==> flow/design.v <==
module ellipse_generator
#(
parameter  int  BITS_RES            = 12,             
parameter  int  BITS_RAD            = BITS_RES - 1,   
parameter  bit  USE_ALTERA_IP       = 0               
)
(
  input logic                        clk,               
  input logic                        reset,             
  input logic                        enable,            
  input logic                        run,               
  input logic         [1:0]          quadrant,          
  input logic                        ellipse_filled,    
  input logic  signed [BITS_RES-1:0] Xc,                
  input logic  signed [BITS_RES-1:0] Yc,                
  input logic  signed [BITS_RES-1:0] Xr,                
  input logic  signed [BITS_RES-1:0] Yr,                
  input logic                        ena_pause,         
  output logic                       busy,              
  output logic signed [BITS_RES:0]   X_coord,           
  output logic signed [BITS_RES:0]   Y_coord,           
  output logic                       pixel_data_rdy,    
  output logic                       ellipse_complete   
);
logic               draw_line ;
logic        [1:0]  quadrant_latch ;     
logic        [3:0]  sub_function ;     
logic               inv ;     
logic               draw_flat ;     
logic               filled ;     
logic signed   [BITS_RES-1:0]   x ;     
logic signed   [BITS_RES-1:0]   y ;     
logic signed   [BITS_RES-1:0]   xcr ;     
logic signed   [BITS_RES-1:0]   ycr ;     
logic signed   [BITS_RES-1:0]   xrr ;     
logic signed   [BITS_RES-1:0]   yrr ;     
logic signed   [BITS_RAD*3+1:0] p ;     
logic signed   [BITS_RAD*3+1:0] px ;     
logic signed   [BITS_RAD*3+1:0] py ;     
logic unsigned [BITS_RAD*2-1:0] rx2 ;     
logic unsigned [BITS_RAD*2-1:0] ry2 ;     
logic unsigned [BITS_RAD*1-1:0] alu_mult_a ;  
logic unsigned [BITS_RAD*2-1:0] alu_mult_b ;  
logic unsigned [BITS_RAD*3-1:0] alu_mult_y     ;  
logic               pixel_data_rdy_int ;     
logic               busy_int ;     
logic               ena_process ;     
logic               freeze ;     
     always_ff @(posedge clk) if (ena_process) alu_mult_y <= alu_mult_a * alu_mult_b ;
always_comb begin
   pixel_data_rdy = pixel_data_rdy_int && !ena_pause ;  
   busy           = busy_int || run ;                   
   ena_process    = enable && !(ena_pause && pixel_data_rdy_int);
end
always_ff @( posedge clk or posedge reset ) begin
   if ( reset ) begin
      draw_line          <= 1'b0  ;
      pixel_data_rdy_int <= 1'b0  ;
      busy_int           <= 1'b0  ;
      ellipse_complete   <= 1'b0  ;
      quadrant_latch     <= 2'b0  ;
      sub_function       <= 4'd0  ;  
      x                  <= 0 ;
      y                  <= 0 ;
      xcr                <= 0 ;
      ycr                <= 0 ;
      xrr                <= 0 ;
      yrr                <= 0 ;
      p                  <= 0 ;
      rx2                <= 0 ;
      ry2                <= 0 ;
      px                 <= 0 ;
      py                 <= 0 ;
      inv                <= 1'b0 ;       
      draw_flat          <= 1'b0 ;
      filled             <= 1'b0 ;
      freeze             <= 1'b0 ;
      X_coord            <= (BITS_RES)'(0);
      Y_coord            <= (BITS_RES)'(0);
      alu_mult_a         <= (BITS_RAD*1)'(0);
      alu_mult_b         <= (BITS_RAD*2)'(0);
   end
   else if ( ena_process  ) begin 
if (!freeze) begin
  if (inv==0) begin
    case ( quadrant_latch )
      4'd0 : begin
             X_coord    <=  xcr + x;
             Y_coord    <=  ycr + y;
             end
      4'd1 : begin
             X_coord    <=  xcr - x;
             Y_coord    <=  ycr + y;
             end
      4'd2 : begin
             X_coord    <=  xcr + x;
             Y_coord    <=  ycr - y;
             end
      4'd3 : begin
             X_coord    <=  xcr - x;
             Y_coord    <=  ycr - y;
             end
      endcase
  end else begin
  case ( quadrant_latch )
      4'd0 : begin
             Y_coord    <=  xcr + x;
             X_coord    <=  ycr + y;
             end
      4'd1 : begin
             Y_coord    <=  xcr + x;
             X_coord    <=  ycr - y;
             end
      4'd2 : begin
             Y_coord    <=  xcr - x;
             X_coord    <=  ycr + y;
             end
      4'd3 : begin
             Y_coord    <=  xcr - x;
             X_coord    <=  ycr - y;
             end
      endcase
  end
end else begin   
  if (((X_coord==xcr)&& !inv) || ((X_coord==ycr)&& inv) )  freeze     <= 1'b0;            
  if (((X_coord>xcr)&& !inv)  || ((X_coord>ycr)&& inv)  )  X_coord    <= X_coord - 1'b1;  
  if (((X_coord<xcr)&& !inv)  || ((X_coord<ycr)&& inv)  )  X_coord    <= X_coord + 1'b1;  
end
casez ( sub_function )
    4'd0 : begin  
      if ( run ) begin   
         quadrant_latch <= quadrant ;  
         if ( ( Xr == 0 ) && ( Yr == 0 ) ) begin  
            x                  <= 0    ;  
            y                  <= 0    ;  
            pixel_data_rdy_int <= 1'b0  ;  
            ellipse_complete   <= 1'b0  ;  
            sub_function       <= 4'd9  ;  
            draw_line          <= 1'b1  ;  
            busy_int           <= 1'b1  ;  
            xcr       <= Xc ;  
            ycr       <= Yc ;
            xrr       <= 0 ;
            yrr       <= 0 ;
            inv       <= 1'b0 ;
            draw_flat <= 1'b0 ;
            freeze    <= 1'b0 ;
         end
         else begin  
            sub_function       <= sub_function + 1'd1  ;  
            draw_line          <= 1'b1  ;  
            busy_int           <= 1'b1  ;  
            pixel_data_rdy_int <= 1'b0  ;  
            ellipse_complete   <= 1'b0  ;  
            xcr       <= Xc ;  
            ycr       <= Yc ;
            xrr       <= Xr ;
            yrr       <= Yr ;
            inv       <= 1'b0 ;
            draw_flat <= 1'b0 ;
            filled    <= ellipse_filled ;
            freeze    <= 1'b0 ;
         end  
      end  
    end  
    4'd1 : begin  
     alu_mult_a[BITS_RAD*1-1:0]          <= xrr[BITS_RAD-1:0] ;
     alu_mult_b[BITS_RAD*1-1:0]          <= xrr[BITS_RAD-1:0] ;
     alu_mult_b[BITS_RAD*2-1:BITS_RAD*1] <= 0     ;
     x                                   <= 0     ;
     y                                   <= yrr   ;
     draw_flat                           <= 1'b0  ;
     p                                   <= 0     ;
     sub_function                        <= sub_function + 1'd1  ;  
    end
    4'd2 : begin  
     alu_mult_a[BITS_RAD*1-1:0]          <= yrr[BITS_RAD-1:0] ;
     alu_mult_b[BITS_RAD*1-1:0]          <= yrr[BITS_RAD-1:0] ;
     alu_mult_b[BITS_RAD*2-1:BITS_RAD*1] <= 0     ;
     sub_function                        <= sub_function + 1'd1  ;  
    end
    4'd3 : begin  
     rx2[BITS_RAD*2-1:0]                <= alu_mult_y[BITS_RAD*2-1:0] ;  
     alu_mult_a[BITS_RAD*1-1:0]          <= yrr[BITS_RAD-1:0] ;
     alu_mult_b[BITS_RAD*2-1:0]          <= alu_mult_y[BITS_RAD*2-1:0] ;
     ry2                                 <= (BITS_RAD*2)'((alu_mult_y[BITS_RAD*2-1:0] + 2) >> 2) ;  
     px                                  <= 0     ;                                  
     sub_function                        <= sub_function + 1'd1  ;                   
    end
    4'd4 : begin  
     px                                 <= px + ry2 ;  
     ry2[BITS_RAD*2-1:0]                <= alu_mult_y[BITS_RAD*2-1:0] ;  
     sub_function                       <= sub_function + 1'd1  ;  
    end
    4'd5 : begin  
     px                                 <= px + ry2 - alu_mult_y[BITS_RAD*3-1:0] ;  
     py                                 <= (alu_mult_y[((BITS_RAD)*3-1):0]) << 1 ;  
     sub_function                       <= sub_function + 1'd1  ;  
    end
    4'd6 : begin  
     p                                  <= px  ;  
     px                                 <= 0;
              if (xrr<2) sub_function   <= sub_function + 2'd2  ;  
              else       sub_function   <= sub_function + 1'd1  ;  
    end
    4'd7 : begin  
  if (!freeze) begin
       if (px <= py) begin   
                     pixel_data_rdy_int <= 1'b1  ;  
		             x                  <= x + 1'd1 ;
		             px                 <= px + (ry2<<1);
                     if (inv && filled) freeze <= 1'b1;    
		             if (p <= 0) begin
	                             p  <= p + ry2 + (px + (ry2<<1)) ;
		                         end else begin
		                         if (!inv && filled)  freeze <= 1'b1;      
                                 y  <= y - 1'd1;
                                 py <= py - (rx2<<1);
                                 p  <= p + ry2 + (px + (ry2<<1)) - (py - (rx2<<1)) ;
                                 end
       end else begin  
          pixel_data_rdy_int <= 1'b0  ;                 
          sub_function       <= sub_function + 1'd1  ;  
       end
   end  
    end  
    4'd8 : begin  
if (!freeze) begin
if (((y<2) || draw_flat) && x <= xrr ) begin  
    draw_flat          <= 1'b1 ;       
    y                  <= 0        ;   
              if (draw_flat) begin               
              pixel_data_rdy_int <= 1'b1  ;      
              x                  <= x + 1'd1 ;   
              end
    end else begin
          if (inv) begin
                   pixel_data_rdy_int <= 1'b0  ;  
                   sub_function       <= 4'd0  ;  
                   inv                <= 1'b0  ;  
                   draw_line          <= 1'b0  ;  
                   ellipse_complete   <= 1'b1  ;
                   busy_int           <= 1'b0  ;  
          end else begin
                   pixel_data_rdy_int <= 1'b0  ;  
                   sub_function       <= 4'd1  ;  
                   inv                <= 1'b1  ;  
                   xcr                <= ycr   ;  
                   ycr                <= xcr   ;
                   xrr                <= yrr   ;  
                   yrr                <= xrr   ;
          end
     end  
    end  
    end  
    4'd9 : begin  
            pixel_data_rdy_int <= 1'b1                 ;  
            sub_function       <= sub_function + 1'd1  ;  
    end
    default : begin                 
    sub_function       <= 4'd0  ;   
    draw_line          <= 1'b0  ;   
    pixel_data_rdy_int <= 1'b0  ;  
    sub_function       <= 4'd0  ;  
    ellipse_complete   <= 1'b1  ;
    busy_int           <= 1'b0  ;  
    end
  endcase  
      if (!draw_line && !run ) begin
         pixel_data_rdy_int <= 1'b0 ;  
         ellipse_complete   <= 1'b0 ;  
         busy_int           <= 1'b0 ;  
      end
   end  
end
endmodule
# Tool chain data of ellipse_generator
# Tool output for the design above before and after an edit, in the order of the flow.
# Lines under "before" count in the file above, lines under "after" in the edited file.
# "diff": "after" minus "before" as printed here. "rel_change_pct": 100 x difference / "before".
# Operators: Yosys type, input widths -> output width; for muxes data width and select width s.
# Cell names lack the library's common part.
# A cell with n/a has no value.
dict set report inputs {
  design {ellipse_generator}
  clock_port {clk}
  library {sky130hd}
  pvt_corner {tt_025C_1v80}
}

# The edit
# The edit as a unified diff against the file above.
# The edit is scripted: it alters the design's behaviour and was not made to optimise anything.
# begin of diff
@@ -1,5 +1,5 @@
 module ellipse_generator
 #(
-parameter  int  BITS_RES            = 12,             
+parameter  int  BITS_RES            = 15,             
 parameter  int  BITS_RAD            = BITS_RES - 1,   
 parameter  bit  USE_ALTERA_IP       = 0               
# end of diff

# Word level
# Yosys after proc, flatten, opt, wreduce and memory -nomap, before mapping. Memory bits, and registers merged into a memory's read port (data or address), are not among the register bits. Print and check cells are not counted.
# item before after diff rel_change_pct
set bits {}
lappend bits {ff_bits 327 408 81 24.77}
lappend bits {input_bits 56 68 12 21.43}
lappend bits {out_inout_bits 29 35 6 20.69}
lappend bits {word_cells 266 266 0 0.00}
# item before after diff rel_change_pct
set op_classes {}
lappend op_classes {n_addsub 18 18 0 0.00}
lappend op_classes {mul 1 1 0 0.00}
lappend op_classes {compare 9 9 0 0.00}
lappend op_classes {n_eq 35 35 0 0.00}
lappend op_classes {muxes 104 104 0 0.00}
lappend op_classes {bitwise 3 3 0 0.00}
lappend op_classes {n_reduce_logical 69 69 0 0.00}
# operator before after diff rel_change_pct
set ops {}
lappend ops {{$mux 12} 30 0 -30 -100.00}
lappend ops {{$mux 15} 0 30 30 n/a}
lappend ops {{$mux 35} 8 0 -8 -100.00}
lappend ops {{$mux 44} 0 8 8 n/a}
lappend ops {{$mux 13} 5 0 -5 -100.00}
lappend ops {{$mux 16} 0 5 5 n/a}
lappend ops {{$pmux 12 s2} 4 0 -4 -100.00}
lappend ops {{$pmux 13 s2} 4 0 -4 -100.00}
lappend ops {{$pmux 15 s2} 0 4 4 n/a}
lappend ops {{$pmux 16 s2} 0 4 4 n/a}
lappend ops {{$add 12x12->13} 2 0 -2 -100.00}
lappend ops {{$add 35x22->35} 2 0 -2 -100.00}
lappend ops {{$eq 13x12->1} 2 0 -2 -100.00}
lappend ops {{$gt 13x12->1} 2 0 -2 -100.00}
lappend ops {{$logic_not 12->1} 2 0 -2 -100.00}
lappend ops {{$lt 12x3->1 const B} 2 0 -2 -100.00}
lappend ops {{$lt 13x12->1} 2 0 -2 -100.00}
lappend ops {{$pmux 11 s2} 2 0 -2 -100.00}
lappend ops {{$pmux 12 s4} 2 0 -2 -100.00}
lappend ops {{$sub 12x12->13} 2 0 -2 -100.00}
lappend ops {{$add 15x15->16} 0 2 2 n/a}
lappend ops {{$add 44x28->44} 0 2 2 n/a}
lappend ops {{$eq 16x15->1} 0 2 2 n/a}
lappend ops {{$gt 16x15->1} 0 2 2 n/a}
lappend ops {{$logic_not 15->1} 0 2 2 n/a}
lappend ops {{$lt 15x3->1 const B} 0 2 2 n/a}
lappend ops {{$lt 16x15->1} 0 2 2 n/a}
lappend ops {{$pmux 14 s2} 0 2 2 n/a}
# The list need not be complete.

# Depth
# Depth = most cells in a row (Yosys ltp): at word level without a register or memory, in the mapped netlist without a sequential cell, where the memories' decode and read muxes count.
# item before after diff rel_change_pct
set logic_depth {}
lappend logic_depth {depth_word 11 11 0 0.00}
lappend logic_depth {ABC_AREA 0 0 n/a n/a}
lappend logic_depth {ltp_mapped 33 37 4 12.12}
lappend logic_depth {depth_no_buf 33 36 3 9.09}

# Synthesis result
# Source: synth_stat.txt of the flow (Yosys; design flattened, memories mapped). It holds for the ABC_AREA given above (unset counts as 0); a run with the other value may have another netlist.
# item before after diff rel_change_pct
set mapped {}
lappend mapped {mapped_cells 4462 5967 1505 33.73}
lappend mapped {yosys_area_um2 36904.1 49650.1 12746.0 34.54}
lappend mapped {seq_area_um2 8323.0 10395.0 2072.0 24.89}
lappend mapped {ff_cells 326 407 81 24.85}
# cell before after diff rel_change_pct
set by_type {}
lappend by_type {inv_1 413 586 173 41.89}
lappend by_type {a21oi_1 303 453 150 49.50}
lappend by_type {fa_1 211 347 136 64.45}
lappend by_type {nand2_1 603 726 123 20.40}
lappend by_type {ha_1 388 504 116 29.90}
lappend by_type {o21ai_0 331 422 91 27.49}
lappend by_type {mux2i_1 13 91 78 600.00}
lappend by_type {dfrtp_1 293 365 72 24.57}
lappend by_type {clkbuf_1 184 253 69 37.50}
lappend by_type {a21o_1 105 174 69 65.71}
lappend by_type {and2_1 113 173 60 53.10}
lappend by_type {xnor2_1 181 232 51 28.18}
lappend by_type {nor3_1 49 92 43 87.76}
lappend by_type {nand3_1 66 100 34 51.52}
lappend by_type {nor2_1 314 347 33 10.51}
lappend by_type {a211oi_1 34 58 24 70.59}
lappend by_type {o21bai_1 32 51 19 59.38}
lappend by_type {or3_1 9 26 17 188.89}
# The list need not be complete.

# Timing after synthesis
# Path of least setup slack by OpenSTA after synthesis, without wires, with an ideal clock, recovery checks aside; 20% of the period is set as input and as output delay. Where synthesis merged equal registers, the netlist keeps one of their names.
# item before after diff rel_change_pct
set synth_path {}
lappend synth_path {path_kind reg-to-reg reg-to-reg n/a n/a}
lappend synth_path {startpoint {register px[1]} {register px[2]} n/a n/a}
lappend synth_path {endpoint {register p[34]} {register p[43]} n/a n/a}
lappend synth_path {period_ns 7.5 7.5 0.0 0.00}
lappend synth_path {setup_time_ns 0.095 0.133 0.038 n/a}
lappend synth_path {launch_ns 0.000 0.000 0.000 n/a}
lappend synth_path {arrival_ns 6.505 7.077 0.572 8.79}
lappend synth_path {t_required_ns 7.405 7.367 -0.038 -0.51}
lappend synth_path {setup_slack_ns 0.900 0.290 -0.610 n/a}
lappend synth_path {path_delay_ns 6.600 7.210 0.610 9.24}
lappend synth_path {stages 34 33 -1 -2.94}
lappend synth_path {n_path_buf 0 1 1 n/a}
lappend synth_path {synth_period_reached_ns 6.6 7.21 0.61 9.24}
# "path_delay_ns" = arrival - input delay + setup time.
# "stages" counts driving pins, that of a launching flip-flop among them; a cell with two outputs on the path counts twice.
# "synth_period_reached_ns" = period - worst setup slack (recovery checks aside). The figure is calculated, with input and output delays left at 20% of the set period.
# The rows between start and end are the longest chain of elaborated cells between them; the timing report does not say that the signal goes this way. Where chains are equally long, one stands for them.
# Each line given opens the expression or statement behind the cell; cells for indexed reads and writes are added by Yosys, which also makes memories of some case tables.
# A register here has more assigning lines than the two given.
dict set report synth_between_before {
  cell_sequence {dfrtp_1 -> ha_1 -> inv_1 -> fa_1 -> nand2b_1 -> a21oi_1 -> nor2b_1 -> a21oi_1 -> a21o_1 -> a21oi_1 -> xnor2_1 -> fa_1 -> ha_1 -> and3_1 -> o311a_1 -> a211o_1 -> a21oi_1 -> o21bai_1 -> a21oi_1 -> o21ai_0 -> xor2_1 -> ha_1 -> a21o_1 -> a21o_1 -> a2111oi_0 -> o21ai_0 -> a221oi_1 -> o21a_1 -> o21ai_0 -> a21oi_1 -> xnor3_1 -> nand2_1 -> xnor2_1 -> o31ai_1}
  elab_chain_cells 7
  cone_cells 10
  classes_between {3 x add/sub; 1 x compare; 1 x eq/ne; 4 x mux; 1 x reduce/logical}
}
# item line
set synth_lines_before {}
lappend synth_lines_before {{start: declaration} 38} ;# logic signed   [BITS_RAD*3+1:0] px ;
lappend synth_lines_before {{start: assignment} 191} ;# px                                 <= px + ry2 ;
lappend synth_lines_before {{start: assignment} 196} ;# px                                 <= px + ry2 - alu_mult_y[BITS_RAD*3-1:0] ;
lappend synth_lines_before {{$add 35x23->35} 219} ;# p  <= p + ry2 + (px + (ry2<<1)) - (py - (rx2<<1)) ;
lappend synth_lines_before {{$add 35x35->35} 219}
lappend synth_lines_before {{$sub 35x35->35} 219}
lappend synth_lines_before {{$mux 35} 213} ;# if (p <= 0) begin
lappend synth_lines_before {{$mux 35} 208} ;# if (px <= py) begin
lappend synth_lines_before {{$mux 35} 207} ;# if (!freeze) begin
lappend synth_lines_before {{$pmux 35 s3} 129} ;# casez ( sub_function )
lappend synth_lines_before {{end: assignment} 201} ;# p                                  <= px  ;
lappend synth_lines_before {{end: assignment} 214} ;# p <= p + ry2 + (px + (ry2<<1)) ;
lappend synth_lines_before {{end: declaration} 37} ;# logic signed   [BITS_RAD*3+1:0] p ;
dict set report synth_between_after {
  cell_sequence {dfrtp_1 -> ha_1 -> a21o_1 -> a21oi_1 -> o21ai_1 -> a31oi_1 -> o211ai_1 -> a41oi_1 -> o21bai_1 -> a21oi_1 -> xnor2_1 -> fa_1 -> ha_1 -> a21o_1 -> a21o_1 -> a2111oi_0 -> o41a_1 -> o21ai_0 -> a31oi_1 -> o21ai_0 -> xnor2_1 -> ha_1 -> clkbuf_1 -> and4_1 -> and3_1 -> a221oi_1 -> o21bai_1 -> a221o_1 -> a211oi_1 -> nor3_1 -> nand3b_1 -> a41oi_1 -> o31ai_1}
  elab_chain_cells 7
  cone_cells 10
  classes_between {3 x add/sub; 1 x compare; 1 x eq/ne; 4 x mux; 1 x reduce/logical}
}
# item line
set synth_lines_after {}
lappend synth_lines_after {{start: declaration} 38} ;# logic signed   [BITS_RAD*3+1:0] px ;
lappend synth_lines_after {{start: assignment} 191} ;# px                                 <= px + ry2 ;
lappend synth_lines_after {{start: assignment} 196} ;# px                                 <= px + ry2 - alu_mult_y[BITS_RAD*3-1:0] ;
lappend synth_lines_after {{$add 44x29->44} 219} ;# p  <= p + ry2 + (px + (ry2<<1)) - (py - (rx2<<1)) ;
lappend synth_lines_after {{$add 44x44->44} 219}
lappend synth_lines_after {{$sub 44x44->44} 219}
lappend synth_lines_after {{$mux 44} 213} ;# if (p <= 0) begin
lappend synth_lines_after {{$mux 44} 208} ;# if (px <= py) begin
lappend synth_lines_after {{$mux 44} 207} ;# if (!freeze) begin
lappend synth_lines_after {{$pmux 44 s3} 129} ;# casez ( sub_function )
lappend synth_lines_after {{end: assignment} 201} ;# p                                  <= px  ;
lappend synth_lines_after {{end: assignment} 214} ;# p <= p + ry2 + (px + (ry2<<1)) ;
lappend synth_lines_after {{end: declaration} 37} ;# logic signed   [BITS_RAD*3+1:0] p ;

# Path in the finished layout
# Path of least setup slack in the final report of each run of set A (OpenROAD, finished layout, wires in). Where an end is a register, its clock arrival counts in the times.
# item before after diff rel_change_pct
set layout_path {}
lappend layout_path {path_kind reg-to-reg reg-to-reg n/a n/a}
lappend layout_path {startpoint {register px[1]} {register px[1]} n/a n/a}
lappend layout_path {endpoint {register p[33]} {register p[43]} n/a n/a}
lappend layout_path {period_ns 7.29 7.29 0.00 0.00}
lappend layout_path {setup_time_ns 0.11 0.14 0.03 n/a}
lappend layout_path {launch_ns 0.59 0.64 0.05 8.47}
lappend layout_path {arrival_ns 7.56 7.61 0.05 0.66}
lappend layout_path {t_required_ns 7.78 7.80 0.02 0.26}
lappend layout_path {setup_slack_ns 0.23 0.20 -0.03 n/a}
lappend layout_path {stages 31 34 3 9.68}
lappend layout_path {n_path_buf 1 2 1 100.00}
# The rows between start and end are the longest chain of elaborated cells between them; the timing report does not say that the signal goes this way. Where chains are equally long, one stands for them.
# A register here has more assigning lines than the two given.
dict set report layout_between_before {
  cell_sequence {dfrtp_1 -> ha_2 -> inv_2 -> fa_2 -> nand2b_4 -> a21oi_2 -> o211ai_1 -> a31oi_2 -> or4_4 -> a31o_4 -> a31oi_2 -> xnor2_1 -> fa_1 -> ha_1 -> a21oi_1 -> o21ai_0 -> o41a_1 -> and2_1 -> a31o_2 -> o21ai_1 -> nand2b_1 -> xor2_2 -> ha_4 -> nand3_1 -> buf_4 -> o41ai_4 -> nand4_1 -> and4b_1 -> o41ai_2 -> nand4_1 -> o21a_1}
  elab_chain_cells 7
  cone_cells 10
  classes_between {3 x add/sub; 1 x compare; 1 x eq/ne; 4 x mux; 1 x reduce/logical}
}
# item line
set layout_lines_before {}
lappend layout_lines_before {{start: declaration} 38} ;# logic signed   [BITS_RAD*3+1:0] px ;
lappend layout_lines_before {{start: assignment} 191} ;# px                                 <= px + ry2 ;
lappend layout_lines_before {{start: assignment} 196} ;# px                                 <= px + ry2 - alu_mult_y[BITS_RAD*3-1:0] ;
lappend layout_lines_before {{$add 35x23->35} 219} ;# p  <= p + ry2 + (px + (ry2<<1)) - (py - (rx2<<1)) ;
lappend layout_lines_before {{$add 35x35->35} 219}
lappend layout_lines_before {{$sub 35x35->35} 219}
lappend layout_lines_before {{$mux 35} 213} ;# if (p <= 0) begin
lappend layout_lines_before {{$mux 35} 208} ;# if (px <= py) begin
lappend layout_lines_before {{$mux 35} 207} ;# if (!freeze) begin
lappend layout_lines_before {{$pmux 35 s3} 129} ;# casez ( sub_function )
lappend layout_lines_before {{end: assignment} 201} ;# p                                  <= px  ;
lappend layout_lines_before {{end: assignment} 214} ;# p <= p + ry2 + (px + (ry2<<1)) ;
lappend layout_lines_before {{end: declaration} 37} ;# logic signed   [BITS_RAD*3+1:0] p ;
dict set report layout_between_after {
  cell_sequence {dfrtp_1 -> ha_1 -> fa_2 -> a21oi_2 -> o211a_1 -> o32ai_4 -> o21ai_0 -> buf_4 -> nand2b_2 -> o21ai_2 -> a21oi_2 -> xnor2_2 -> fa_1 -> ha_1 -> a21o_1 -> a21o_1 -> a21oi_2 -> buf_4 -> o21ba_2 -> o21ai_0 -> or2_2 -> a21oi_1 -> xnor2_1 -> ha_1 -> a21o_1 -> o21bai_2 -> a221oi_4 -> o21bai_2 -> a221o_1 -> a211oi_2 -> nor3_1 -> nand3b_1 -> a41oi_2 -> o31ai_1}
  elab_chain_cells 7
  cone_cells 10
  classes_between {3 x add/sub; 1 x compare; 1 x eq/ne; 4 x mux; 1 x reduce/logical}
}
# item line
set layout_lines_after {}
lappend layout_lines_after {{start: declaration} 38} ;# logic signed   [BITS_RAD*3+1:0] px ;
lappend layout_lines_after {{start: assignment} 191} ;# px                                 <= px + ry2 ;
lappend layout_lines_after {{start: assignment} 196} ;# px                                 <= px + ry2 - alu_mult_y[BITS_RAD*3-1:0] ;
lappend layout_lines_after {{$add 44x29->44} 219} ;# p  <= p + ry2 + (px + (ry2<<1)) - (py - (rx2<<1)) ;
lappend layout_lines_after {{$add 44x44->44} 219}
lappend layout_lines_after {{$sub 44x44->44} 219}
lappend layout_lines_after {{$mux 44} 213} ;# if (p <= 0) begin
lappend layout_lines_after {{$mux 44} 208} ;# if (px <= py) begin
lappend layout_lines_after {{$mux 44} 207} ;# if (!freeze) begin
lappend layout_lines_after {{$pmux 44 s3} 129} ;# casez ( sub_function )
lappend layout_lines_after {{end: assignment} 201} ;# p                                  <= px  ;
lappend layout_lines_after {{end: assignment} 214} ;# p <= p + ry2 + (px + (ry2<<1)) ;
lappend layout_lines_after {{end: declaration} 37} ;# logic signed   [BITS_RAD*3+1:0] p ;

# Measured runs
# Runs of the flow (Yosys, OpenROAD) on both versions; the two runs of a pair have the same settings. The constraints put input and output delay at 20% of the set period each and load the outputs with 0.01 pF.
dict set report settings_set_A {
  CORE_UTILIZATION 40
  period_ns 7.29
  CAP_MARGIN 20
  CORE_MARGIN 2
  SLEW_MARGIN 20
}
# item before after diff rel_change_pct
set measured_set_A {}
lappend measured_set_A {yosys.chip_area_um2 36904.1 49650.1 12746.0 34.54}
lappend measured_set_A {final_die_area_um2 94707.0 126960.0 32253.0 34.06}
lappend measured_set_A {cell_area_final_um2 40900.5 57248.7 16348.2 39.97}
lappend measured_set_A {utilization_frac 0.447 0.464 0.017 n/a}
lappend measured_set_A {setup_worst_slack_ns 0.226 0.197 -0.029 n/a}
lappend measured_set_A {setup_tns_ns 0.000 0.000 0.000 n/a}
lappend measured_set_A {hold_worst_slack_ns 0.480 0.491 0.011 n/a}
lappend measured_set_A {timing.achieved_period_ns 7.064 7.093 0.029 0.41}
dict set report settings_set_B {
  CAP_MARGIN 30
  CELL_PAD_IN_SITES_GLOBAL_PLACEMENT 3
  CORE_ASPECT_RATIO 1.77
  CORE_MARGIN 6
  CORE_UTILIZATION 20
  CTS_CLUSTER_DIAMETER 96
  GPL_ROUTABILITY_DRIVEN 1
  MIN_ROUTING_LAYER {met2}
  PLACE_DENSITY_LB_ADDON 0.23
  SETUP_SLACK_MARGIN 0.59
  SLEW_MARGIN 0
  TNS_END_PERCENT 100
  period_ns 5.14
}
# item before after diff rel_change_pct
set measured_set_B {}
lappend measured_set_B {yosys.chip_area_um2 36904.1 49650.1 12746.0 34.54}
lappend measured_set_B {final_die_area_um2 195396.0 260843.0 65447.0 33.49}
lappend measured_set_B {cell_area_final_um2 51569.5 71268.4 19698.9 38.20}
lappend measured_set_B {utilization_frac 0.282 0.29 0.008 n/a}
lappend measured_set_B {setup_worst_slack_ns -1.644 -2.128 -0.484 n/a}
lappend measured_set_B {setup_tns_ns -34.897 -77.541 -42.644 n/a}
lappend measured_set_B {hold_worst_slack_ns 0.482 0.498 0.016 n/a}
lappend measured_set_B {timing.achieved_period_ns 6.784 7.268 0.484 7.13}
# "timing.achieved_period_ns" means the clock period less the worst setup slack. The figure is calculated, with input and output delays left at 20% of the set period.
